==> flow/design.v <==
`timescale 1ns / 1ps
module SHIFT #
(
	parameter SPI_LEN = 4'd8 
) 
 (
  input Clk,
  input SckWr, 
  input SckRd, 
  input Rst,   
  input IsLoad,
  input [SPI_LEN-1:0] DataIn, 
  input SftIn, 
  input SftEn, 
  output SftOut, 
  output reg [SPI_LEN-1:0]DataOut 
  );
  reg [SPI_LEN-1:0] DataInt; 
  assign SftOut=DataInt[7];  
  always @( posedge Clk )
    if( !Rst )begin 
		DataInt <= 0;
		DataOut <= 0;
	 end
	 else if(IsLoad ) DataInt <= DataIn; 
    else if( SftEn ) begin
		if(SckWr) DataInt <= { DataInt [SPI_LEN-2:0], 1'b0 }; 
		if(SckRd) DataOut <= { DataOut [SPI_LEN-2:0], SftIn };
    end
endmodule
`timescale 1ns / 1ps
module spi #
(
parameter SPI_LEN = 4'd8, 
parameter SPI_DIV = 4'd1  
) 
(
Clk,Rst,Sck,Mosi,Miso,RdData,WrData,IsSta,IsDone
);  
input  Clk; 
input  Rst; 
output Sck;  
output Mosi;
input  Miso;
output [SPI_LEN -1:0] RdData;
input  [SPI_LEN -1:0] WrData;
input  IsSta; 
output IsDone;
reg  [1:0] SckState;  
reg  s; 
reg  SckEn;  
reg  IsDone; 
reg  [6:0]SckC;  
reg  [3:0]BitC;  
wire SftOut; 
reg  Sck,SckD1;
wire SckUp,SckNp;
assign SckUp=Sck&&(!SckD1);
assign SckNp=!Sck&&(SckD1);
always @(posedge Clk) if(!Rst) SckD1 <= 1'b0; else SckD1 <= Sck;
always @(posedge Clk)
if(!Rst) BitC <= 4'd0; else
if(SckEn && SckUp) BitC <= BitC + 1'b1; else if(BitC == SPI_LEN) BitC<=4'd0;
assign Mosi=  SftOut ; 
always @(posedge Clk)
if(!Rst)begin
		s<=1'b0; IsDone <= 1'b0; SckEn <= 1'b0;
end
else begin 
		case(s)
		0:  
		begin IsDone <= 1'b0; SckEn <= 1'b0; if( IsSta )s<= 1'b1; end
		1: 
		begin  
		SckEn<=1'b1; if(BitC == SPI_LEN)begin SckEn <= 1'b0; IsDone <= 1'b1; s <= 1'b0;end
		end
		endcase
end
always @(posedge Clk)
if(!Rst)begin SckC <= 7'd0; Sck <= 1'b0; SckState <= 2'd0;end
else begin
		case( SckState )
		0: 
		begin SckC <= 7'd0; Sck <= 1'd0; if( SckEn ) SckState <= 2; end
		1:
		begin 
		Sck <= 1'b1; if( SckC >= SPI_DIV ) begin SckState <= 2; SckC <= 7'd0; end else SckC <= SckC + 1'b1;
		end
		2: 
		begin 
		Sck <= 1'b0;
		if( SckC >= SPI_DIV ) begin  SckC<=7'd0; if( SckEn ) SckState <= 1; else SckState <= 0; end 
		else SckC <= SckC + 1'b1; 
		end
		endcase
end
wire  IsSpiLd;
assign IsSpiLd = IsSta;
			SHIFT#
				(
					.SPI_LEN(SPI_LEN)  
				)
			SHIFT_INST
				( 
					.Clk(Clk), 
					.Rst(Rst),
					.SckWr(SckNp),
					.SckRd(SckUp),
					.IsLoad(IsSpiLd), 
					.DataIn(WrData), 
					.SftIn(Miso), 
					.SftEn(SckEn),  
					.SftOut(SftOut), 
					.DataOut(RdData) 
				 );
endmodule
`timescale 1ns / 1ps
`timescale 1ns / 1ps
module display(clk,rst_n,Sftclk,Lchclk,SDout,Srst_n,Dpy0,Dpy1,Dpy2,Dpy3);
input clk;
input rst_n;
output Sftclk;
output Lchclk;
output SDout;
output Srst_n;
input  [3:0]Dpy0;
input  [3:0]Dpy1;
input  [3:0]Dpy2;
input  [3:0]Dpy3;
parameter 
		zero = 8'b1100_0000,
		one  = 8'b1111_1001,
		two  = 8'b1010_0100,
		three= 8'b1011_0000,
		four = 8'b1001_1001,
		five = 8'b1001_0010,
		six  = 8'b1000_0010,
		seven= 8'b1111_1000,
		eight= 8'b1000_0000,
		nine = 8'b1001_0000;
parameter 
		IDLE =0,
		BYT0 =1,
		BYT0W=2,
		BYT1 =3,
		BYT1W=4;
reg Lchclk;
reg Srst_n;
reg rdy;
reg IsSta;
reg [7:0]WrData;
reg [2:0]s;
reg [2:0]Dpy_n;
reg [3:0]dp;
reg [3:0]data;
reg [7:0]dat;
wire IsDone;
wire [7:0] RdData;
always @(posedge clk or negedge rst_n)begin
	if(!rst_n)begin 
		IsSta <= 1'b0; s<= 1'b0; Lchclk <= 1'b0; Srst_n <= 1'b0;
		rdy <= 1'b0; WrData <= 8'd0;
	end
	else begin
		case(s)
		0 : 
		begin IsSta <= 0; s <= 3'd1; rdy <=0; Srst_n <= 1; end  
		1,2:  
		s <= s + 1'b1;
		3:    
		begin WrData <= dp; IsSta <= 1; Srst_n <=1; s <= 4; Lchclk <= 0;end 
		4:   
		begin IsSta <=0; if( IsDone ) begin s <= 5; Lchclk <= 0; end end   
		5 :   
		begin WrData <= dat ;IsSta <= 1;s <= 6; end     
		6:   
		begin IsSta <=0; if( IsDone ) begin s <= 0; Lchclk <= 1;rdy <= 1;end end
	endcase
	end
end
always @(posedge clk or negedge rst_n) begin
	if(!rst_n)
		Dpy_n <= 3'd0;
	else begin 
			if( rdy ) begin Dpy_n <= Dpy_n + 3'd1; 
			if( Dpy_n == 3'd3 ) Dpy_n <= 3'd0; end	
	end
end
always @( posedge clk or negedge rst_n)begin
		if(!rst_n) begin data <= 4'd0; dp <= 4'd0; end
		else
			case ( Dpy_n ) 
			0:
			begin data <= Dpy0;dp <= 4'b1000;end
			1:
			begin data <= Dpy1;dp <= 4'b0100;end
			2:
			begin data <= Dpy2;dp <= 4'b0010;end
			3:
			begin data <= Dpy3;dp <= 4'b0001;end
			endcase
end
always @(posedge clk or negedge rst_n)begin
		if(!rst_n) dat <= 8'd0;
		else
			case( data ) 
				0: dat <= zero; 
				1: dat <= one;
				2: dat <= two;
				3: dat <= three;
				4: dat <= four;
				5: dat <= five;
				6: dat <= six;
				7: dat <= seven;
				8: dat <= eight;
				9: dat <= nine;
			endcase
end
localparam SPI_LEN =4'd8;
localparam SPI_DIV =4'd1;
spi#(
	.SPI_LEN(SPI_LEN), 
	.SPI_DIV(SPI_DIV)
)
hc595x2(
				.Clk(clk),
				.Rst(rst_n),
				.Sck(Sftclk),
				.Mosi(SDout),
				.Miso(1'b0),
				.RdData(RdData),
				.WrData(WrData),
				.IsSta(IsSta),
				.IsDone(IsDone)
				);
endmodule
module binary2bcd(
      clk,
      rst_n,
      binary,
      state_en,
		refresh,
		BCD
);
parameter   b_length      = 10;
parameter   bcd_len       = 16;
parameter   idle              = 5'b00001;
parameter   shift             = 5'b00010;
parameter   wait_judge   = 5'b00100;
parameter   judge           = 5'b01000;
parameter   add_3          = 5'b10000;
input       clk;
input       rst_n;
input    [b_length-1:0]  binary;
input      state_en;
input refresh;
output reg [bcd_len-1:0]  BCD;
reg  [b_length-1:0]  reg_binary;     
reg  [3:0]    bcd0, bcd1, bcd2, bcd3;
reg  [3:0]    shift_time;                    
reg   [5:0]    c_state, n_state;
reg      add3_en;
reg      change_done;
reg refresh_r;
always@(posedge clk or negedge rst_n)
begin
        if(!rst_n)
              refresh_r <= 1'b0;
       else if(refresh)
             refresh_r <= 1'b1;
end
always@(posedge clk or negedge rst_n)
begin
        if(!rst_n)
              c_state <= idle;
       else
             c_state <= n_state;
end
always@(posedge clk or negedge rst_n)
begin
       if(!rst_n)
                  n_state <= idle;
       else
               case(n_state)
					idle:begin
                               if((binary!=0)&&(state_en == 1'b1)&&(refresh_r == 1'b1))
                                       n_state <= shift;
                              else
                                      n_state <= idle;
                          end
					shift: n_state <= wait_judge;
					wait_judge: begin
										if(change_done==1'b1)
                                    n_state <= idle;
                              else
                                    n_state <= judge;
									end
               judge:begin   
									 if(add3_en)
												n_state <= add_3;
									 else
												n_state <= shift;
                          end
               add_3:begin
                                 n_state <= shift;
                           end
               default: n_state <= idle;  
              endcase
end
always@(posedge clk or negedge rst_n)
begin
         if(!rst_n)
                  begin
                          shift_time  <= 4'b0;
                          change_done <= 1'b0;
                          add3_en  <= 1'b0;
                          reg_binary <= 0;
                          bcd0 <= 4'b0;
                          bcd1 <= 4'b0;
                          bcd2 <= 4'b0;
                          bcd3 <= 4'b0;
                          BCD <= 0;
                 end
         else
           case(n_state)
           idle:begin
                          shift_time <= b_length;
                          reg_binary <= binary;
                          bcd2     <= 4'b0;
                          bcd1     <= 4'b0;
                          bcd0     <= 4'b0;
								  bcd3 <= 4'd0;
                  end
          shift:begin 
                      {bcd3,bcd2,bcd1,bcd0,reg_binary} <= {bcd3,bcd2,bcd1,bcd0,reg_binary}<<1;
                      shift_time <= shift_time-1;
                      if(shift_time==1)     change_done <= 1'b1;
                      else                       change_done <= 1'b0;    
                 end
  wait_judge:begin
                       if((bcd3>=4'd5)||(bcd2>=4'd5)||(bcd1>=4'd5)||(bcd0>=4'd5))
                               add3_en <= 1;
                       else
                               add3_en <= 0;
                      if(change_done==1)   BCD <= {bcd3,bcd2,bcd1,bcd0};
                    end
        judge:  add3_en <= 0;
       add_3: begin
							  if(bcd3 >= 4'd5) bcd3 <= bcd3 + 4'b0011; else bcd3 <= bcd3;
                       if(bcd2>=4'd5) bcd2 <= bcd2 + 4'b0011; else bcd2 <= bcd2;
                       if(bcd1>=4'd5) bcd1 <= bcd1 + 4'b0011; else bcd1 <= bcd1;
                       if(bcd0>=4'd5) bcd0 <= bcd0 + 4'b0011; else bcd0 <= bcd0;
                   end
      default: begin
                           change_done <= 1'b0;
                           add3_en  <= 1'b0;
                  end
           endcase
        end
endmodule
`timescale 1ns / 1ps
module segment_driver(
    input clk,
    input rst_n,
	 input refresh,
	 input[9:0] bin,
	 output Sftclk,
	 output Lchclk,
	 output SDout
    );
wire[15:0] bcd_out;
binary2bcd my_binary2bcd(	.clk(clk),
									.rst_n(rst_n),
									.state_en(1'b1),
									.refresh(refresh),
									.binary(bin),
									.BCD(bcd_out));
display dpy_rssi(	.clk(clk),
						.rst_n(rst_n),
						.Dpy0(bcd_out[3:0]),
						.Dpy1(bcd_out[7:4]),
						.Dpy2(bcd_out[11:8]),
						.Dpy3(bcd_out[15:12]),
						.Sftclk(Sftclk),
						.Lchclk(Lchclk),
						.SDout(SDout));
endmodule
`timescale 1ns / 1ps
module speed_select(clk,rst_n,bps_start,clk_bps,uart_ctrl);
input[2:0] uart_ctrl;
input clk;	 
input rst_n;	
input bps_start;	
output clk_bps;	 
parameter 	bps9600 		= 5208,	 
			 	bps19200 	= 2604,	 
				bps38400 	= 1302,	 
				bps57600 	= 868,	 
				bps115200	= 434;	 
parameter 	bps9600_2 	    = 2604,
				bps19200_2	= 1302,
				bps38400_2	= 651,
				bps57600_2	= 434,
				bps115200_2 = 217;  
reg[12:0] bps_para;	
reg[12:0] bps_para_2;	
reg[12:0] cnt;			
reg clk_bps_r;			
wire[2:0] uart_ctrl_r = uart_ctrl;	 
always @ (posedge clk or negedge rst_n) begin
	if(!rst_n) begin 
			bps_para <= 13'd0;
			bps_para_2 <= 13'd0;	
		end
	else  begin
			case (uart_ctrl_r)	
				3'd0:	begin
						bps_para <= bps9600;
						bps_para_2 <= bps9600_2;
						end
				3'd1:	begin
						bps_para <= bps19200;
						bps_para_2 <= bps19200_2;
						end
				3'd2:	begin
						bps_para <= bps38400;
						bps_para_2 <= bps38400_2;
						end
				3'd3:	begin
						bps_para <= bps57600;
						bps_para_2 <= bps57600_2;
						end
				3'd4:	begin
						bps_para <= bps115200;
						bps_para_2 <= bps115200_2;
						end
				default:begin
				        bps_para <= bps9600;
						bps_para_2 <= bps9600_2;
						end
				endcase
		end
end
always @ (posedge clk or negedge rst_n)
	if(!rst_n) cnt <= 13'd0;
	else if(cnt<bps_para && bps_start) cnt <= cnt+1'b1;	
	else cnt <= 13'd0;
always @ (posedge clk or negedge rst_n)
	if(!rst_n) clk_bps_r <= 1'b0;
	else if(cnt==bps_para_2 && bps_start) clk_bps_r <= 1'b1;	 
	else clk_bps_r <= 1'b0;
assign clk_bps = clk_bps_r;
endmodule
module uart_rx(
				clk,rst_n,
				rs232_rx,rx_data,rx_int,
				clk_bps,bps_start
			);
input clk;		
input rst_n;	
input rs232_rx;	
input clk_bps;	
output reg bps_start;	
output[7:0] rx_data;	
output reg rx_int;	
reg rs232_rx0,rs232_rx1,rs232_rx2,rs232_rx3;	
wire neg_rs232_rx;	
always @ (posedge clk or negedge rst_n) 
	if(!rst_n) begin
		rs232_rx0 <= 1'b0;
		rs232_rx1 <= 1'b0;
		rs232_rx2 <= 1'b0;
		rs232_rx3 <= 1'b0;
	end
	else begin
		rs232_rx0 <= rs232_rx;
		rs232_rx1 <= rs232_rx0;
		rs232_rx2 <= rs232_rx1;
		rs232_rx3 <= rs232_rx2;
	end
assign neg_rs232_rx = rs232_rx3 & rs232_rx2 & ~rs232_rx1 & ~rs232_rx0;
reg[3:0] num;	
always @ (posedge clk or negedge rst_n)
	if(!rst_n) bps_start <= 1'b0;
	else if(!bps_start && neg_rs232_rx) bps_start <= 1'b1;	
	else if((num == 4'd9) && clk_bps) bps_start <= 1'b0;	
reg[7:0] rx_temp_data;	
always @ (posedge clk or negedge rst_n)
	if(!rst_n) begin
		rx_temp_data <= 8'd0;
		num <= 4'd0;
		rx_int <= 1'b0;
	end
	else if(bps_start) begin	
		if(clk_bps) begin		
			if(num < 4'd9) begin
				num <= num+1'b1;
				rx_int <= 1'b0;	
			end
			else begin
				num <= 4'd0;			
				rx_int <= 1'b1;			
			end
			case (num)
				4'd1: rx_temp_data[0] <= rs232_rx;	
				4'd2: rx_temp_data[1] <= rs232_rx;	
				4'd3: rx_temp_data[2] <= rs232_rx;	
				4'd4: rx_temp_data[3] <= rs232_rx;	
				4'd5: rx_temp_data[4] <= rs232_rx;	
				4'd6: rx_temp_data[5] <= rs232_rx;	
				4'd7: rx_temp_data[6] <= rs232_rx;	
				4'd8: rx_temp_data[7] <= rs232_rx;	
				default: ;
			endcase
		end
		else rx_int <= 1'b0;
	end
	else rx_int <= 1'b0;
assign rx_data = rx_temp_data;	
endmodule
`timescale 1ns / 1ps
module uart_tx(clk,rst_n,clk_bps,rx_data,rx_int,rs232_tx,bps_start);
input clk;		 
input rst_n;	
input clk_bps;		 
input[7:0] rx_data;	
input rx_int;		 
output rs232_tx;	 
output bps_start;	
reg rx_int0,rx_int1,rx_int2;	 
wire neg_rx_int;	 
always @ (posedge clk or negedge rst_n) begin
	if(!rst_n) begin
			rx_int0 <= 1'b0;
			rx_int1 <= 1'b0;
			rx_int2 <= 1'b0;
		end
	else begin
			rx_int0 <= rx_int;
			rx_int1 <= rx_int0;
			rx_int2 <= rx_int1;
		end
end
assign neg_rx_int =  ~rx_int1 & rx_int2;	 
reg[7:0] tx_data;	
reg bps_start_r;
reg tx_en;	
reg[3:0] num;
always @ (posedge clk or negedge rst_n) begin
	if(!rst_n) begin
			bps_start_r <= 1'b0;
			tx_en <= 1'b0;
			tx_data <= 8'd0;
		end
	else if(neg_rx_int) begin	
			bps_start_r <= 1'b1;
			tx_data <= rx_data;	
			tx_en <= 1'b1;		
		end
	else if(num==4'd11) begin	
			bps_start_r <= 1'b0;
			tx_en <= 1'b0;
		end
end
assign bps_start = bps_start_r;
reg rs232_tx_r;
always @ (posedge clk or negedge rst_n) begin
	if(!rst_n) begin
			num <= 4'd0;
			rs232_tx_r <= 1'b1;
		end
	else if(tx_en) begin
			if(clk_bps)	begin
					num <= num+1'b1;
					case (num)
						4'd0:	rs232_tx_r <= 1'b0; 	
						4'd1:	rs232_tx_r <= tx_data[0];	 
						4'd2:	rs232_tx_r <= tx_data[1];	 
						4'd3: rs232_tx_r <= tx_data[2];	 
						4'd4: rs232_tx_r <= tx_data[3];	 
						4'd5: rs232_tx_r <= tx_data[4];	 
						4'd6: rs232_tx_r <= tx_data[5];	 
						4'd7:	rs232_tx_r <= tx_data[6];	 
						4'd8: rs232_tx_r <= tx_data[7];	 
						4'd9: rs232_tx_r <= 1'b1;	
					 	default: rs232_tx_r <= 1'b1;
						endcase
				end
			else if(num==4'd11) num <= 4'd0;	
		end
end
assign rs232_tx = rs232_tx_r;
endmodule
`timescale 1ns / 1ps
module my_uart(clk,rst_n,rs232_rx,rs232_tx,tx_in,rx_out,rx_over,tx_write);
input clk;	 
input rst_n;	
input rs232_rx;	 
input[7:0] tx_in; 
input tx_write;   
output rs232_tx;	 
output[7:0] rx_out; 
output rx_over;     
wire bps_start_rx;	
wire clk_bps_rx;		 
speed_select		speed_rx(	.clk(clk),	
										.rst_n(rst_n),
										.bps_start(bps_start_rx),
										.clk_bps(clk_bps_rx),
										.uart_ctrl(3'd4)
										);
uart_rx			uart_rx(		.clk(clk),
									.rst_n(rst_n),
									.rs232_rx(rs232_rx),
									.clk_bps(clk_bps_rx),
									.bps_start(bps_start_rx),
									.rx_data(rx_out),
									.rx_int(rx_over)
									);
wire bps_start_tx;	
wire clk_bps_tx;		 
speed_select		speed_tx(	.clk(clk),	
										.rst_n(rst_n),
										.bps_start(bps_start_tx),
										.clk_bps(clk_bps_tx),
										.uart_ctrl(3'd4)
										);
uart_tx			uart_tx(		.clk(clk),
									.rst_n(rst_n),
									.clk_bps(clk_bps_tx),
									.rx_data(tx_in),
									.rx_int(~tx_write),
									.rs232_tx(rs232_tx),
									.bps_start(bps_start_tx)
									);
endmodule
`timescale 1ns / 1ps
module controller(
    input clk,
    input rst_n,
    input [7:0] rx_out,		 
    input rx_over,			 
	 input [7:0] recv_in,	 
	 input recv_write,	 
    output [7:0] tx_in,	 
    output tx_write,		 
	 output recv_ce,		 
	 output recv_rst,		 
	 output [7:0] scode,	 
	 output scode_rdy,	 
	 output [7:0]level	 
    );
parameter CMD_RESET = 1;
parameter CMD_ON = 2;
parameter CMD_OFF = 3;
parameter CMD_STATUS = 4;
parameter CMD_SILENCE = 5;
parameter CMD_LEVEL = 6;
parameter STATE_IDLE = 0;
parameter STATE_RESET = 1;
parameter STATE_ON = 2;
parameter STATE_OFF = 3;
parameter STATE_STATUS = 4;
parameter STATE_SILENCE = 5;
parameter STATE_RETURN = 6;
parameter STATE_LEVEL = 7;
reg rx_over_r;
wire rx_over_pos;
always @ (posedge clk or negedge rst_n) begin
	if(!rst_n) begin
		rx_over_r <= 1'b0;
		end
	else begin
		rx_over_r <= rx_over;
		end
end
assign rx_over_pos = ~rx_over_r & rx_over;
reg recv_en;	
reg ctr_out;	
reg recv_rst_r;	
reg[3:0] para_cnt;	
reg[7:0] para_buf;
reg[15:0] out_cnt;
reg[3:0] state;
reg[3:0] state_r;
reg[7:0] level_r;
reg[7:0] scode_r;
reg scode_rdy_r;
reg[7:0] tx_in_r;		
reg tx_write_r;
always @ (posedge clk or negedge rst_n) begin
	if(!rst_n) begin
		recv_en <= 1'b0;
		ctr_out <= 1'b0;
		recv_rst_r <= 1'b1;
		level_r <= 8'd100;
		para_cnt <= 4'd0;
		para_buf <= 8'd0;
		out_cnt <= 16'd0;
		state <= STATE_IDLE;
		tx_in_r <= 8'd0;
		tx_write_r <= 1'b0;
		scode_r <= 8'd0;
		scode_rdy_r <= 1'd0;
		end
	else begin
		case(state)
			STATE_IDLE: begin
				if (rx_over_pos) begin
					case(rx_out)
						CMD_RESET: begin  
							state <= STATE_RESET;
							end
						CMD_ON: begin
							state <= STATE_ON;
							end
						CMD_OFF: begin
							state <= STATE_OFF;
							end
						CMD_STATUS: begin
							out_cnt <= 16'd20000;
							state <= STATE_STATUS;
							end
						CMD_SILENCE: state <= STATE_SILENCE;
						CMD_LEVEL: state <= STATE_LEVEL;
						default: state <= STATE_RETURN;
						endcase
					end
				end
			STATE_RESET: begin
					scode_r <= 8'd0;
					scode_rdy_r <= 1'b1;
					recv_rst_r <= 1'b0;
					state <= STATE_RETURN;
				end
			STATE_ON: begin
					scode_r <= 8'd1;
					scode_rdy_r <= 1'b1;
					recv_en <= 1'b1;
					state <= STATE_RETURN;
				end
			STATE_OFF: begin
					scode_r <= 8'd2;
					scode_rdy_r <= 1'd1;
					recv_en <= 1'b0;
					state <= STATE_RETURN;
				end
			STATE_STATUS: begin
					ctr_out <= 1'b1;
					out_cnt <= out_cnt - 16'd1;
					if (out_cnt == 16'd20000) tx_write_r <= 1'b0;
					else if (out_cnt == 16'd19998) begin
							tx_in_r <= {6'd0, recv_en, ctr_out};
							tx_write_r <= 1'b1;
						end
					else if (out_cnt == 16'd10008) begin
							tx_write_r <= 1'b0;
						end
					else if (out_cnt == 16'd9998) begin
							tx_in_r <= level_r;
							tx_write_r <= 1'b1;
						end
					else if (out_cnt == 16'd0)state <= STATE_RETURN;
				end
			STATE_SILENCE: begin
					if (rx_over_pos) begin
						para_buf <= rx_out;
						state <= STATE_RETURN;
					end else
						state <= STATE_SILENCE;
				end
			STATE_LEVEL: begin
					if (rx_over_pos) begin
						scode_r <= rx_out;
						scode_rdy_r <= 1'd1;
						level_r <= rx_out;
						state <= STATE_RETURN;
					end else
						state <= STATE_LEVEL;
				end
			STATE_RETURN: begin
					case(state_r)
						STATE_RESET: begin
								recv_rst_r <= 1'b1;
								state <= STATE_RETURN;
							end
						STATE_ON: begin
								ctr_out <= 1'b1;
								if (recv_en == 1'b1) tx_in_r <= 8'd1;
								else tx_in_r <= 8'd2;
								tx_write_r <= 1'b1;
								state <= STATE_RETURN;
							end
						STATE_OFF: begin
								ctr_out <= 1'b1;
								if (recv_en == 1'b0) tx_in_r <= 8'd1;
								else tx_in_r <= 8'd2;
								tx_write_r <= 1'b1;
								state <= STATE_RETURN;
							end
						STATE_STATUS: begin	 
								if (recv_en == 1'b1) tx_in_r <= 8'd1;
								else tx_in_r <= 8'd2;
								tx_write_r <= 1'b1;
								state <= STATE_RETURN;
							end
						STATE_SILENCE: begin
								if (para_buf == 8'd1) ctr_out <= 1'b1;
								else ctr_out <= 1'b0;
								state <= STATE_RETURN;
							end
						STATE_LEVEL: begin
								tx_in_r <= 8'd1;
								tx_write_r <= 1'b1;
								state <= STATE_RETURN;
							end
						STATE_RETURN: begin
								tx_write_r <= 1'b0;
								scode_rdy_r <= 1'd0;
								state <= STATE_IDLE;
							end
					endcase
				end
			default:	state <= STATE_IDLE;
		endcase
	end
end
always @ (posedge clk or negedge rst_n) begin
	if(!rst_n) begin
		state_r <= STATE_IDLE;
		end
	else begin
		state_r <= state;
		end
end
assign tx_in = ctr_out ? tx_in_r : recv_in;
assign tx_write = ctr_out ? tx_write_r : recv_write;
assign recv_rst = recv_rst_r;
assign recv_ce = recv_en;
assign scode = scode_r;
assign scode_rdy = scode_rdy_r;
assign level = level_r;
endmodule
`timescale 1ns / 1ps
module ad_driver(
    input clk,
    input ce,
    input rst_n,
    input[7:0] din,
    output clk_out,
	 output reg[7:0] dout,
    output ready
    );
reg[3:0] cnt;
always@(posedge clk or negedge rst_n)begin
	if (!rst_n)	cnt <= 4'd0;
	else if (ce)	cnt <= cnt + 4'd1;
end
reg clk_r;
always@(posedge clk or negedge rst_n)begin
	if (!rst_n) begin
		clk_r <= 1'b0;
	end
	else if (ce) begin
		if (cnt == 7)	clk_r <= 1'b1;
		else if (cnt == 15) clk_r <= 1'b0;
	end
end
reg rdy;
always@(posedge clk or negedge rst_n)begin
	if (!rst_n) begin
		dout <= 0;
		rdy <= 1'b0;
	end
	else if (ce) begin
		if (cnt == 8'd10) begin
			dout <= din;
			rdy <= 1'b1;
		end
		else rdy <= 1'b0;
	end
end
assign ready = rdy;
assign clk_out = clk_r;
endmodule
`timescale 1ns / 1ps
module manchester(
    input [15:0] din,
    output [7:0] dout
    );
assign dout[7] = din[15] & (~din[14]);
assign dout[6] = din[13] & (~din[12]);
assign dout[5] = din[11] & (~din[10]);
assign dout[4] = din[9] & (~din[8]);
assign dout[3] = din[7] & (~din[6]);
assign dout[2] = din[5] & (~din[4]);
assign dout[1] = din[3] & (~din[2]);
assign dout[0] = din[1] & (~din[0]);
endmodule
`timescale 1ns / 1ps
module get_data(
	input clk,
    input ce,
   input rst_n,
	input bin,
	input ben,
   output [15:0] uid,
	output [7:0] zid,
	output [7:0] cnt,
	output [7:0] ftype,
   output drdy
   );
parameter HEAD = 4'b1100;
parameter TAIL = 4'b0011;
reg[87:0] bbuf;
always @ (posedge clk or negedge rst_n)
	if(!rst_n) bbuf <= 0;
	else if (ce) begin
	 if (ben) bbuf <= {bbuf[86:0], bin};
	end
wire[15:0] uid_m;
manchester huid_manchester(	.din(bbuf[83:68]),
										.dout(uid_m[15:8]));
manchester luid_manchester(	.din(bbuf[67:52]),
										.dout(uid_m[7:0]));
wire[7:0] zid_m;
manchester zid_manchester(	.din(bbuf[51:36]),
									.dout(zid_m));
wire[7:0] cnt_m;
manchester cnt_manchester(	.din(bbuf[19:4]),
									.dout(cnt_m));
wire[7:0] type_m;
manchester type_manchester(	.din(bbuf[35:20]),
										.dout(type_m));
reg[15:0] uid_r;
reg[7:0] zid_r;
reg[7:0] cnt_r;
reg[7:0] type_r;
reg drdy_r;
always @ (posedge clk or negedge rst_n) begin
	if(!rst_n) begin
		uid_r <= 0;
		zid_r <= 0;
		cnt_r <= 0;
		type_r <= 0;
		drdy_r <= 0;
	end
	else if (ce) begin
	 if (ben) begin
		if ((bbuf[87:84] == HEAD) && (bbuf[3:0] == TAIL)) begin
			uid_r <= uid_m;
			zid_r <= zid_m;
			cnt_r <= cnt_m;
			type_r <= type_m;
			drdy_r <= 1'b1;
		end
	end 
	else drdy_r <= 1'b0;
	end
end
assign uid = uid_r;
assign zid = zid_r;
assign cnt = cnt_r;
assign ftype = type_r;
assign drdy = drdy_r;
endmodule
`timescale 1ns / 1ps
module get_rssi(
	input clk,
    input ce,
   input rst_n,
   input [7:0] din,
   input den,
	input bin,
	input ben,
   output [7:0] dout,
   output drdy
   );
parameter IDLE = 0;
parameter CAL = 1;
parameter OUT = 2;
reg[255:0] d_buf;
always @ (posedge clk or negedge rst_n)
	if(!rst_n) d_buf <= 0;
	else if (ce) begin
	 if(den) d_buf <= {d_buf[247:0], din[7:0]};
	end
wire[7:0] d_delay;
assign d_delay = d_buf[255:248];
reg[1:0] state;
reg[15:0] sum;
reg aver_rdy;
always @ (posedge clk or negedge rst_n) begin
	if(!rst_n) begin
		state <= IDLE;
		sum <= 0;
		aver_rdy <= 1'b0;
	end
	else if (ce) begin
	 begin
		case(state)
			IDLE: begin
				aver_rdy <= 1'b0;
				if (den) begin
					sum <= sum - d_delay;
					state <= CAL;
					end
				else state <= IDLE;
				end
			CAL: begin
				sum <= sum + din;
				aver_rdy <= 1'b1;
				state <= IDLE;
				end
			OUT: begin
				state <= IDLE;
				end
			default: state <= IDLE;
		endcase
	end
	end
end
reg[7:0] aver;
always @ (posedge clk or negedge rst_n)
	if(!rst_n) aver <= 0;
	else if (ce) begin
	 if(aver_rdy) aver <= sum[13:6];
	end
reg[7:0] llv;
always @ (posedge clk or negedge rst_n)
	if(!rst_n) llv <= 0;
	else if (ce) begin
	 if(ben == 1 && bin == 0) llv <= aver;
	end
reg[7:0] hlv;
always @ (posedge clk or negedge rst_n)
	if(!rst_n) hlv <= 0;
	else if (ce) begin
	 if(ben == 1 && bin == 1) hlv <= aver;
	end
reg ben_r;
always @ (posedge clk or negedge rst_n)
	if(!rst_n) ben_r <= 1'b0;
	else if (ce) begin
	 ben_r <= ben;
	end
reg[7:0] rssi;
reg rssi_rdy;
always @ (posedge clk or negedge rst_n)
	if(!rst_n) begin
		rssi <= 0;
		rssi_rdy <= 1'b0;
	end
	else if (ce) begin
	 if(ben_r && bin == 1) begin
		rssi <= hlv - llv;
		rssi_rdy <= 1'b1;
	end
	else rssi_rdy <= 1'b0;
	end
reg[511:0] rssi_buf;
always @ (posedge clk or negedge rst_n)
	if(!rst_n) rssi_buf <= 0;
	else if (ce) begin
	 if(rssi_rdy) rssi_buf <= {rssi_buf[503:0], rssi[7:0]};
	end
wire[7:0] rssi_delay;
assign rssi_delay = rssi_buf[511:504];
reg[1:0] rstate;
reg[15:0] rsum;
reg rssi_aver_rdy;
always @ (posedge clk or negedge rst_n) begin
	if(!rst_n) begin
		rstate <= IDLE;
		rsum <= 0;
		rssi_aver_rdy <= 1'b0;
	end
	else if (ce) begin
	 begin
		case(rstate)
			IDLE: begin
				rssi_aver_rdy <= 1'b0;
				if (rssi_rdy) begin
					rsum <= rsum - rssi_delay;
					rstate <= CAL;
					end
				else rstate <= IDLE;
				end
			CAL: begin
				rsum <= rsum + rssi;
				rssi_aver_rdy <= 1'b1;
				rstate <= IDLE;
				end
			OUT: begin
				rssi_aver_rdy <= 1'b1;
				rstate <= IDLE;
				end
			default: rstate <= IDLE;
		endcase
	end
	end
end
wire[7:0] rssi_aver;
assign rssi_aver = rsum[14:7];
assign dout = rssi_aver;
assign drdy = rssi_aver_rdy;
endmodule
`timescale 1ns / 1ps
module frame_out(
    input clk,
    input ce,
	 input rst_n,
    input [15:0] uid,
    input [7:0] zid,
    input [7:0] cnt,
    input [7:0] ftype,
    input [7:0] rssi,
	 input den,
    output [7:0] dout,
    output drdy
    );
parameter HEAD = 8'hCA;
parameter TAIL = 8'hFE;
parameter O_DURTION = 6000;
reg trans_start;
wire trans_start_pos;
reg[20:0] ocnt;
reg[3:0] fcnt;
always @ (posedge clk or negedge rst_n)
	if(!rst_n) trans_start <= 0;
	else if (ce) begin
	 if (den) trans_start <= 1;
	else if (fcnt > 7) trans_start <= 0;
	end
reg[63:0] frame_buf;
always @ (posedge clk or negedge rst_n)
	if(!rst_n) frame_buf <= 0;
	else if (ce) begin
	 if (trans_start_pos) frame_buf[63:0] <= {HEAD[7:0], uid[15:0], zid[7:0], cnt[7:0], ftype[7:0], rssi[7:0], 8'hFE};
	else if (ocnt == O_DURTION && trans_start == 1) frame_buf[63:0] <= {frame_buf[55:0], 8'd0};
	end
reg trans_start_r;
always @ (posedge clk or negedge rst_n)
	if(!rst_n) trans_start_r <= 0;
	else if (ce) begin
	 trans_start_r <= trans_start;
	end
assign trans_start_pos = trans_start & (~trans_start_r);
always @ (posedge clk or negedge rst_n)
	if(!rst_n) ocnt <= 0;
	else if (ce) begin
	 if (trans_start_pos) ocnt <= 0;
	else if (trans_start == 1)begin
		if (ocnt < O_DURTION) ocnt <= ocnt + 1;
		else ocnt <= 0;
		end
	else ocnt <= 0;
	end
always @ (posedge clk or negedge rst_n)
	if(!rst_n) fcnt <= 0;
	else if (ce) begin
	 if (trans_start_pos) fcnt <= 0;
	else if (trans_start == 1)begin
		if (ocnt == O_DURTION) fcnt <= fcnt + 1;
		end
	else fcnt <= 0;
	end
reg[7:0] dout_r;
reg drdy_r;
always @ (posedge clk or negedge rst_n) begin
	if(!rst_n) begin
		dout_r <= 0;
		drdy_r <= 1'b0;
	end
	else if (ce) begin
	 if (trans_start == 1 && ocnt == 50) begin
		dout_r <= frame_buf[63:56];
		drdy_r <= 1'b1;
	end
	else drdy_r <= 1'b0;
	end
end
assign dout = dout_r;
assign drdy = drdy_r;
endmodule
`timescale 1ns / 1ps
module Num_creat(rst,ahead,behind,Num);
input rst,ahead,behind;
output [3:0] Num; 
reg [3:0] Num;
parameter N=4'b1000;
always @(ahead or behind)
		begin
			case({ahead,behind})
				2'b10:		Num = N+4'b0001;
				2'b01: 		Num = N-4'b0001;
				default: 	Num = N;
			endcase
		end
endmodule
`timescale 1ns / 1ps
module Loop_Filter(rst,ahead_in,behind_in,ahead_out,behind_out);
input rst,ahead_in,behind_in;
output ahead_out,behind_out;
assign ahead_out = ahead_in;
assign behind_out = behind_in;
endmodule
`timescale 1ns / 1ps
module phase_detector(rst,clk,clk_pe,clk_ne,clk_low1,ppmdata,Num_in,enable,ahead,behind); 
input rst,clk,clk_pe,clk_ne,clk_low1,enable,ppmdata;
input [3:0] Num_in;
output ahead,behind;
parameter N = 4'b1000;
reg[3:0] adder,count_num,adder_mid,adder_mid_ahead;
reg add_permit,ahead_mid,behind_mid;
reg firstbit;
always @(posedge clk or negedge rst)
begin
	if(!rst)
		begin
			add_permit <= 1'b0;
			count_num <= 4'b0000;
			adder <= 4'b0000;
			adder_mid <= N/2;
			adder_mid_ahead <=N/2;
			firstbit <= 1'b0;
		end
	else if (clk_pe)
		begin
			if(enable && Num_in == N)
				begin	
					adder_mid_ahead <= adder_mid;
					add_permit <= 1'b1;
					count_num <= count_num + 4'b0001;
					firstbit <= ppmdata;
					adder <= adder + {1'b0,1'b0,1'b0,ppmdata};
				end
			if(!enable && Num_in == N && add_permit)
				begin
					if(count_num == N-4'b0001)
						begin
							count_num <= 4'b0000;
							adder_mid <= adder + {1'b0,1'b0,1'b0,ppmdata};
							adder <= 4'b0000;
						end
					else
						begin
							count_num <=count_num +4'b0001;
							adder <= adder + {1'b0,1'b0,1'b0,ppmdata};
						end
				end
			else if(Num_in != N)
				begin
					firstbit <= ppmdata;
					add_permit <= 1'b0;
					count_num <= 4'b0000;
					adder <= 4'b0000;
					adder_mid <= N/2;
					firstbit <= 1'b0;
				end
		end
end
always @(posedge clk or negedge rst)
begin
	if(!rst)
		begin
			ahead_mid <= 1'b0;
			behind_mid <= 1'b0;
		end
	else if (clk_ne)
		begin
			if(enable && Num_in == N)
				begin
					if((adder_mid < N/2 && !firstbit && adder_mid >0)||(adder_mid > N/2 && adder_mid < N && firstbit))
						begin
							ahead_mid <= 1'b1 ;
							behind_mid <= 1'b0;
						end
					else if((adder_mid < N/2 && adder_mid >0 && firstbit)||(adder_mid > N/2 && adder_mid <N && !firstbit))	
						begin
							ahead_mid <= 1'b0;
							behind_mid <= 1'b1 ;
						end
					else if(adder_mid == N )
						begin
							if(adder_mid_ahead == 0)
								begin
									ahead_mid <= 1'b1 ;
									behind_mid <= 1'b0 ;
								end
							else
								begin
									ahead_mid <= ahead_mid ;
									behind_mid <= behind_mid ;
								end
						end
					else if(adder_mid ==0)
						begin
							if(adder_mid_ahead == N)
								begin
									ahead_mid <= 1'b1 ;
									behind_mid <= 1'b0 ;
								end
							else
								begin
									ahead_mid <= ahead_mid ;
									behind_mid <= behind_mid ;
								end
						end	
					else
						begin	
							ahead_mid <= 1'b0 ;
							behind_mid <= 1'b0 ;
						end
				end
			else
				begin
					ahead_mid <= 1'b0 ;
					behind_mid <= 1'b0 ;					
				end
		end
end
assign ahead = ahead_mid & enable;
assign behind = behind_mid &enable;
endmodule		
`timescale 1ns / 1ps
module clock_devide(rst,Num,clk,clk_pe,enable,clk_low);
input rst,clk,clk_pe;
input[3:0] Num;
output enable,clk_low;
reg enable,clk_low1;
reg[3:0] counter;
reg[3:0] Num_here;
wire clk_low;
parameter N=4'b1000;
assign clk_low=~clk_low1;
always @(posedge clk or negedge rst)
begin
	if(!rst)
		begin
			enable <= 1'b0;
			counter <= 4'b0000;
			clk_low1 <= 1'b0;
			Num_here <= N;
		end
	else if (clk_pe)
		begin
			counter <= counter + 4'b0001;
			case(counter)
				4'b0000:
					begin
						clk_low1 <= ~clk_low1;
						Num_here <= Num;
						enable <= 1'b0;
					end
				N/2:
					begin
						clk_low1 <= ~clk_low1;
					end
				Num_here-4'b0001:
					begin
						enable <= 1'b1;
						counter <= 4'b0000;
					end
				default:	;
			endcase
		end
end
endmodule
`timescale 1ns / 1ps
module bit_synchronize(rst,clk,clk_pe,clk_ne,ppmdata,clk_low); 
input clk,clk_pe,clk_ne,ppmdata,rst;
output clk_low;
wire[3:0] Num;
wire clk_low1 = 1'b0;
wire enable,ahead,behind,ahead_final,behind_final; 
phase_detector 	U1(rst,clk,clk_pe,clk_ne,clk_low1,ppmdata,Num,enable,ahead,behind); 
Loop_Filter  	U2(rst,ahead,behind,ahead_final,behind_final);
Num_creat		U3(rst,ahead_final,behind_final,Num);
clock_devide	U4(rst,Num,clk,clk_pe,enable,clk_low);
endmodule
`timescale 1ns / 1ps
module get_bit(
    input clk,
    input ce,
    input rst_n,
    input din,
    output reg dout,
    output reg drdy
    );
parameter BPS = 125_000;
parameter BPS_CNT = 50000000/2/BPS/8;
reg[199:0] din_r;
always @ (posedge clk or negedge rst_n)
	if(!rst_n) din_r <= 0;
	else if (ce) begin
	 din_r <= {din_r[198:0], din};
	end
reg clk_8th;		
reg[21:0] cnt;
always @ (posedge clk or negedge rst_n) begin
	if(!rst_n) begin
			clk_8th <= 1'b0;
			cnt <= 22'd0;
		end
	else if (ce) begin
	 begin
		if(cnt == BPS_CNT)	begin
			clk_8th <= ~clk_8th;
			cnt <= 22'd0;
		end
		else begin
			cnt <= cnt + 22'd1;
		end
	end
	end
end
wire syn_out;
wire clk_tick = ce && (cnt == BPS_CNT);
wire clk_pe = clk_tick && !clk_8th;
wire clk_ne = clk_tick && clk_8th;
bit_synchronize bit_syn(.clk(clk),
								.clk_pe(clk_pe),
								.clk_ne(clk_ne),
								.rst(rst_n),
								.ppmdata(din),
								.clk_low(syn_out));
reg syn_out_buf;
always @ (posedge clk or negedge rst_n) begin
	if(!rst_n) begin
		syn_out_buf <=  1'b0;
	end
	else if (ce) begin
	 begin
		syn_out_buf <=  syn_out;
	end
	end
end
wire syn_neg;
assign syn_neg = ~syn_out & syn_out_buf;
always @ (posedge clk or negedge rst_n) begin
	if(!rst_n) begin
		dout <= 1'b0;
		drdy <= 1'b0;
	end
	else if (ce) begin
	 begin
		if(syn_neg) begin
			dout <= din;
			drdy <= 1'b1;
		end
		else begin
			drdy <= 1'b0;
		end
	end
	end
end
endmodule
`timescale 1ns / 1ps
module receiver(
    input clk,
    input ce,
    input rst_n,
	 input [7:0] level,
    input [7:0] din,
    input den,
    output [7:0] dout,
    output drdy,
	 output test1,
	 output test2
    );
parameter IDLE = 0;
parameter CAL = 1;
parameter OUT = 2;
wire bdata;
assign bdata = (din > level) ? 1'b1 : 1'b0;
wire bout;
wire brdy;
get_bit get_bit(	.clk(clk),
				.ce(ce),
				.rst_n(rst_n),
				.din(bdata),
				.dout(bout),
				.drdy(brdy));
wire [7:0] rssi;
wire rssi_rdy;
get_rssi get_rssi(	.clk(clk),
				.ce(ce),
							.rst_n(rst_n),
							.din(din),
							.den(den),
							.bin(bout),
							.ben(brdy),
							.dout(rssi),
							.drdy(rssi_rdy));
wire[15:0] uid;
wire[7:0] zid;
wire[7:0] cnt;
wire[7:0] ftype;
wire data_rdy;
get_data get_data(	.clk(clk),
				.ce(ce),
							.rst_n(rst_n),
							.bin(bout),
							.ben(brdy),
							.uid(uid),
							.zid(zid),
							.cnt(cnt),
							.ftype(ftype),
							.drdy(data_rdy));
reg[20:0] data_rdy_r;
always @ (posedge clk or negedge rst_n)
	if (!rst_n) data_rdy_r <= 0;
	else if (ce) begin
	 data_rdy_r <= {data_rdy_r[19:0], data_rdy};
	end
frame_out frame_out(	.clk(clk),
				.ce(ce),
							.rst_n(rst_n),
							.uid(uid),
							.zid(zid),
							.cnt(cnt),
							.ftype(ftype),
							.rssi(rssi),
							.den(data_rdy_r[8]),
							.dout(dout),
							.drdy(drdy));				
assign test1 = bdata;
assign test2 = brdy;
endmodule
`timescale 1ns / 1ps
module apollo_top(
	input clk,
   input rst_n,
	input rs232_rx,	 
	output rs232_tx,	 
	input[7:0] in_ad_data,
	output out_ad_clk,
	output Sftclk,
	output Lchclk,
	output SDout,
	output test1,
	output test2
    );
wire[7:0] tx_in;
wire tx_write;
wire[7:0] rx_out;
wire rx_over;
my_uart	uart(	.clk(clk),
					.rst_n(rst_n),
					.rs232_rx(rs232_rx),
					.rs232_tx(rs232_tx),
					.tx_in(tx_in),
					.tx_write(tx_write),
					.rx_out(rx_out),
					.rx_over(rx_over)
					);
wire[7:0] recv_in;
wire recv_write;
wire recv_en;
wire recv_rst;
wire [7:0] scode;
wire scode_rdy;
wire [7:0] level;
controller controller(	.clk(clk),
								.rst_n(rst_n),
								.rx_out(rx_out),
								.rx_over(rx_over),
								.recv_in(recv_in),
								.recv_write(recv_write),
								.tx_in(tx_in),
								.tx_write(tx_write),
								.recv_ce(recv_en),
								.recv_rst(recv_rst),
								.scode(scode),
								.scode_rdy(scode_rdy),
								.level(level)
								);
segment_driver segment(	.clk(clk),
								.rst_n(rst_n),
								.bin({2'b00, scode}),
								.refresh(scode_rdy),
								.Sftclk(Sftclk),
								.Lchclk(Lchclk),
								.SDout(SDout));
wire[7:0] ad_data_in;
wire ad_data_rdy;
wire recv_rst_n = rst_n & recv_rst;
ad_driver ad_driver(	.clk(clk),
							.ce(recv_en),
							.rst_n(recv_rst_n),
							.din(in_ad_data),
							.clk_out(out_ad_clk),
							.dout(ad_data_in),
							.ready(ad_data_rdy));
receiver receiver(	.clk(clk),
							.ce(recv_en),
							.rst_n(recv_rst_n),
							.level(level),
							.din(ad_data_in),
							.den(ad_data_rdy),
							.dout(recv_in),
							.drdy(recv_write),
							.test1(test1),
							.test2(test2));
endmodule
Step by step through the tools: apollo_top
Tool output for the design above, in the order of the flow.
Lines are those of the file above, counted from 1.
Operators: Yosys type, input widths -> output width; for muxes data width and select width s.
Cell names lack the library's common part.
Not given: -
Inputs
  top: apollo_top
  clock port: clk
  standard-cell library: sky130hd
  library corner: tt_025C_1v80

Elaborated design
Counts by Yosys on the flattened word-level netlist (proc, flatten, opt, wreduce; memories kept). Register bits leave out memories and registers merged into their read ports (data or address). Print and check cells are left out.
Bit counts
  flip-flop bits (word level): 1387
  bits of input ports: 11
  output and inout bits: 7
Operators by class
  add/subtract/negate cells: 27
  $lt $le $gt $ge: 15
  equal/unequal tests: 125
  multiplexer cells: 171
  bitwise logic cells: 101
  reduce/logical cells: 155
Operator list (count)
  $mux 64: 2
  $mux 4: 32
  $pmux 16 s2: 3
  $eq 4x3->1 const B: 23
  $pmux 8 s10: 1
  $reduce_and 2->1: 36
  $mux 8: 9
  $mux 16: 4
  $mux 21: 3
  $mux 1: 63
  $reduce_and 3->1: 19
  $eq 4x4->1 const B: 13
  $not 1->1: 51
  $and 1x1->1: 50
  $pmux 4 s3: 4
  $reduce_bool 2->1: 22
  $eq 4x2->1 const B: 11
  $pmux 3 s6: 2
  $eq 16x14->1 const B: 2
  $eq 16x15->1 const B: 2
  $add 16x8->16: 2
  $sub 16x8->16: 2
  $eq 4x32->1: 1
  $pmux 8 s4: 1
  $pmux 1 s2: 16
  $pmux 8 s2: 2
  $pmux 4 s4: 2
  $pmux 6 s5: 1
Other operator kinds: 80; their cells: 215.

Logic depth
Depth = most cells in a row (Yosys ltp): at word level without a register or memory, in the mapped netlist without a sequential cell, where the memories' decode and read muxes count.
Logic depth
  word-level depth: 8
  ABC_AREA: 0
  mapped depth: 13
  depth with buffers taken out: 13

Synthesis result
Source: synth_stat.txt of the flow (Yosys; design flattened, memories mapped). It holds for the ABC_AREA given above (unset counts as 0); a run with the other value may have another netlist.
Synthesis totals
  standard cells after synthesis: 4423
  synthesis area: 57009.7 um2
  sequential area: 34312.9 um2
  mapped flip-flops: 1376
Cell types
  dfrtp_1: count 1337, area in all 3.35E+04 um2
  mux2_2: count 947, area in all 1.07E+04 um2
  nand2_1: count 425, area in all 1595.28 um2
  ha_1: count 107, area in all 1.34E+03 um2
  o21ai_0: count 240, area in all 1.2E+03 um2
  nor2_1: count 179, area in all 671.894 um2
  clkbuf_1: count 168, area in all 630.605 um2
  dfxtp_1: count 27, area in all 540.518 um2
  xnor2_1: count 61, area in all 534.262 um2
  nand2b_1: count 77, area in all 481.712 um2
  a21oi_1: count 95, area in all 475.456 um2
  xor2_1: count 50, area in all 437.92 um2
  mux2i_1: count 43, area in all 430.413 um2
  inv_1: count 102, area in all 382.867 um2
  a31oi_1: count 60, area in all 375.36 um2
  nand3_1: count 73, area in all 365.35 um2
  dfstp_2: count 12, area in all 315.302 um2
  a21o_1: count 26, area in all 195.187 um2
Not listed: further types 74, cells in them 394.
By module: a second synthesis without flattening, with its own total; a netlist apart from the flattened one above.
Second synthesis, totals
  cell total of the unflattened synthesis: 5726
  area (unflattened synthesis): 61134.9 um2
Rows give one instance, submodules left out.
By module
  get_rssi: instances 1, cells 3220, area 33195.6 um2, sequential area 20947.6 um2
  get_data: instances 1, cells 277, area 4805.9 um2, sequential area 3228.1 um2
  frame_out: instances 1, cells 478, area 4718.3 um2, sequential area 2327.2 um2
  controller: instances 1, cells 318, area 3234.4 um2, sequential area 1506.4 um2
  speed_select: instances 2, cells 152, area 1521.5 um2, sequential area 650.6 um2
  binary2bcd: instances 1, cells 264, area 2686.3 um2, sequential area 1352.5 um2
  display: instances 1, cells 172, area 1711.6 um2, sequential area 850.8 um2
  get_bit: instances 1, cells 119, area 1290.0 um2, sequential area 650.6 um2
  phase_detector: instances 1, cells 98, area 1088.5 um2, sequential area 503.0 um2
  spi #(SPI_LEN=8, SPI_DIV=1): instances 1, cells 91, area 827.0 um2, sequential area 380.4 um2
  uart_tx: instances 1, cells 62, area 793.3 um2, sequential area 426.7 um2
  uart_rx: instances 1, cells 63, area 783.3 um2, sequential area 450.4 um2
  SHIFT #(SPI_LEN=8): instances 1, cells 71, area 643.1 um2, sequential area 320.3 um2
  ad_driver: instances 1, cells 39, area 581.8 um2, sequential area 350.3 um2
Modules not listed: 9.

Timing after synthesis
OpenSTA on the mapped netlist: ideal clock, no wires. The path of least setup slack (recovery checks aside). Input and output delay are each 20% of the period. Register names are those of the netlist, which keeps one name where synthesis merged equal registers.
Timing path post-synthesis
  path kind: flip-flop to output port
  start: register controller.level_r[5]
  end: output test1
  clock period: 20000 ps
  external output delay: 4000 ps
  arrival time: 1417 ps
  data required time: 16000 ps
  setup slack: 14583 ps
  delay of the path: 1417 ps
  stages on the path: 7
  period reached after synthesis: 5417 ps
"delay of the path" is the arrival time less input delay plus setup time.
At an output port there is no setup time.
"stages on the path": output pins that drive a net of the path, with the launching flip-flop's if there is one; two outputs of one cell count as two.
"period reached after synthesis" = period - worst setup slack (recovery checks aside). The figure is calculated, with input and output delays left at 20% of the set period.
Between the ends stands the longest chain of elaborated cells between them, by number of cells; it is not shown to be the way that was timed. Of several equally long chains one is given.
Each line given opens the expression or statement behind the cell; cells for indexed reads and writes are added by Yosys, which also makes memories of some case tables.
On the way, post-synthesis
  cell sequence: dfstp_2 inv_1 ha_1 a21o_1 a21o_1 a21oi_1 a21oi_1
  length of the longest elaborated chain: 2
  elaborated cells between the ends (all ways): 2
  source lines of those cells: 1
  those cells by class: 1 x compare; 1 x mux
Ends and longest elaborated chain, post-synthesis
  start, declared: RTL line 686  | reg[7:0] level_r;
  start, assigned: RTL line 696  | level_r <= 8'd100;
  start, assigned: RTL line 776  | level_r <= rx_out;
  $gt 8x8->1: RTL line 1476  | assign bdata = (din > level) ? 1'b1 : 1'b0;
  $mux 1: RTL line 1476
  end, declared: RTL line 1542  | output test1,

Timing after layout
Path of least setup slack in the final report of stored run 1 (OpenROAD, finished layout, wires in). Where an end is a register, its clock arrival counts in the times.
The report prints the path's times to 10 ps; the period is as set.
Timing path post-layout
  path kind: flip-flop to output port
  start: register controller.level_r[6]
  end: output test1
  clock period: 20000 ps
  external output delay: 4000 ps
  arrival time: 3310 ps
  data required time: 16000 ps
  setup slack: 12690 ps
  stages on the path: 7
Between the ends stands the longest chain of elaborated cells between them, by number of cells; it is not shown to be the way that was timed. Of several equally long chains one is given.
On the way, post-layout
  cell sequence: dfstp_2 inv_1 ha_1 nand4_1 o21bai_1 a21oi_2 clkdlybuf4s50_1
  length of the longest elaborated chain: 2
  elaborated cells between the ends (all ways): 2
  source lines of those cells: 1
  those cells by class: 1 x compare; 1 x mux
Ends and longest elaborated chain, post-layout
  start, declared: RTL line 686  | reg[7:0] level_r;
  start, assigned: RTL line 696  | level_r <= 8'd100;
  start, assigned: RTL line 776  | level_r <= rx_out;
  $gt 8x8->1: RTL line 1476  | assign bdata = (din > level) ? 1'b1 : 1'b0;
  $mux 1: RTL line 1476
  end, declared: RTL line 1542  | output test1,

Ticket comment

Top module apollo_top; platform sky130hd; tools Yosys and OpenROAD; 4 stored runs in no particular order. Input and output delays are each 20% of the period that was set; the output load is 0.01 pF.
"period reached" means the clock period less the worst setup slack. The figure is calculated, with input and output delays left at 20% of the set period.
"allowed time less slack (worst setup path)" means the part of the period allowed to the worst setup path (the constraints hold back 20% at inputs and 20% at outputs) less its slack; where the path has registers, the arrival times of their clocks count too.
"power" rests on the timing tool's default activity at the inputs, not on a simulated workload.
"allowed time less slack (worst setup path)" is known to 10 ps.

==> stored run 1: settings <==
{ "CELL_PAD_IN_SITES_GLOBAL_PLACEMENT": 3, "GPL_TIMING_DRIVEN": 0, "SETUP_SLACK_MARGIN": -0.13, "period_ns": 20.0, "CAP_MARGIN": 20, "CORE_MARGIN": 2, "CORE_UTILIZATION": 40, "SLEW_MARGIN": 20 }
==> stored run 1: results <==
sum of negative setup slack: 0 ps
power: 5654 uW
allowed time less slack (worst setup path): 3310 ps
worst path kind: flip-flop to output port
chip area after synthesis (Yosys): 57009.7 um2
area of the standard cells in the finished layout: 65422.7 um2
post-layout utilization: 46.2%
worst setup slack after layout: 12688 ps
period reached: 7312 ps
die footprint: 145561.0 um2

==> stored run 2: settings <==
{ "ABC_AREA": 1, "CAP_MARGIN": 5, "CELL_PAD_IN_SITES_DETAIL_PLACEMENT": 2, "CORE_ASPECT_RATIO": 1.55, "CORE_UTILIZATION": 43, "CTS_CLUSTER_DIAMETER": 121, "GPL_ROUTABILITY_DRIVEN": 0, "HOLD_SLACK_MARGIN": 0.08, "PLACE_DENSITY_LB_ADDON": 0.18, "SLEW_MARGIN": 0, "period_ns": 5.04, "CORE_MARGIN": 2 }
==> stored run 2: results <==
post-layout utilization: 48.1%
worst setup slack after layout: 828 ps
period reached: 4212 ps
chip area after synthesis (Yosys): 58162.0 um2
area of the standard cells in the finished layout: 64847.2 um2
sum of negative setup slack: 0 ps
allowed time less slack (worst setup path): 3200 ps
worst path kind: flip-flop to output port
power: 23349 uW
die footprint: 138289.0 um2

==> stored run 3: settings <==
{ "ABC_AREA": 1, "CAP_MARGIN": 5, "CELL_PAD_IN_SITES_DETAIL_PLACEMENT": 1, "CORE_ASPECT_RATIO": 1.55, "CORE_UTILIZATION": 43, "CTS_CLUSTER_DIAMETER": 121, "GPL_ROUTABILITY_DRIVEN": 0, "HOLD_SLACK_MARGIN": 0.08, "PLACE_DENSITY_LB_ADDON": 0.18, "SETUP_SLACK_MARGIN": 0.44, "SLEW_MARGIN": 35, "period_ns": 5.04, "CORE_MARGIN": 2 }
==> stored run 3: results <==
allowed time less slack (worst setup path): 2750 ps
worst path kind: flip-flop to output port
chip area after synthesis (Yosys): 58162.0 um2
worst setup slack after layout: 1285 ps
sum of negative setup slack: 0 ps
die footprint: 138289.0 um2
power: 22091 uW
post-layout utilization: 48.1%
area of the standard cells in the finished layout: 64794.6 um2
period reached: 3755 ps

==> stored run 4: settings <==
{ "ABC_AREA": 1, "CAP_MARGIN": 5, "CELL_PAD_IN_SITES_DETAIL_PLACEMENT": 1, "CELL_PAD_IN_SITES_GLOBAL_PLACEMENT": 2, "CORE_ASPECT_RATIO": 1.55, "CORE_UTILIZATION": 59, "CTS_CLUSTER_DIAMETER": 25, "CTS_CLUSTER_SIZE": 50, "GPL_ROUTABILITY_DRIVEN": 1, "GPL_TIMING_DRIVEN": 0, "HOLD_SLACK_MARGIN": 0.08, "MAX_ROUTING_LAYER": "met4", "MIN_ROUTING_LAYER": "met2", "PLACE_DENSITY_LB_ADDON": 0.18, "SETUP_SLACK_MARGIN": 0.44, "SLEW_MARGIN": 35, "TNS_END_PERCENT": 55, "period_ns": 5.04, "CORE_MARGIN": 2 }
==> stored run 4: results <==
stopped before the end: placement reported FLW-0024
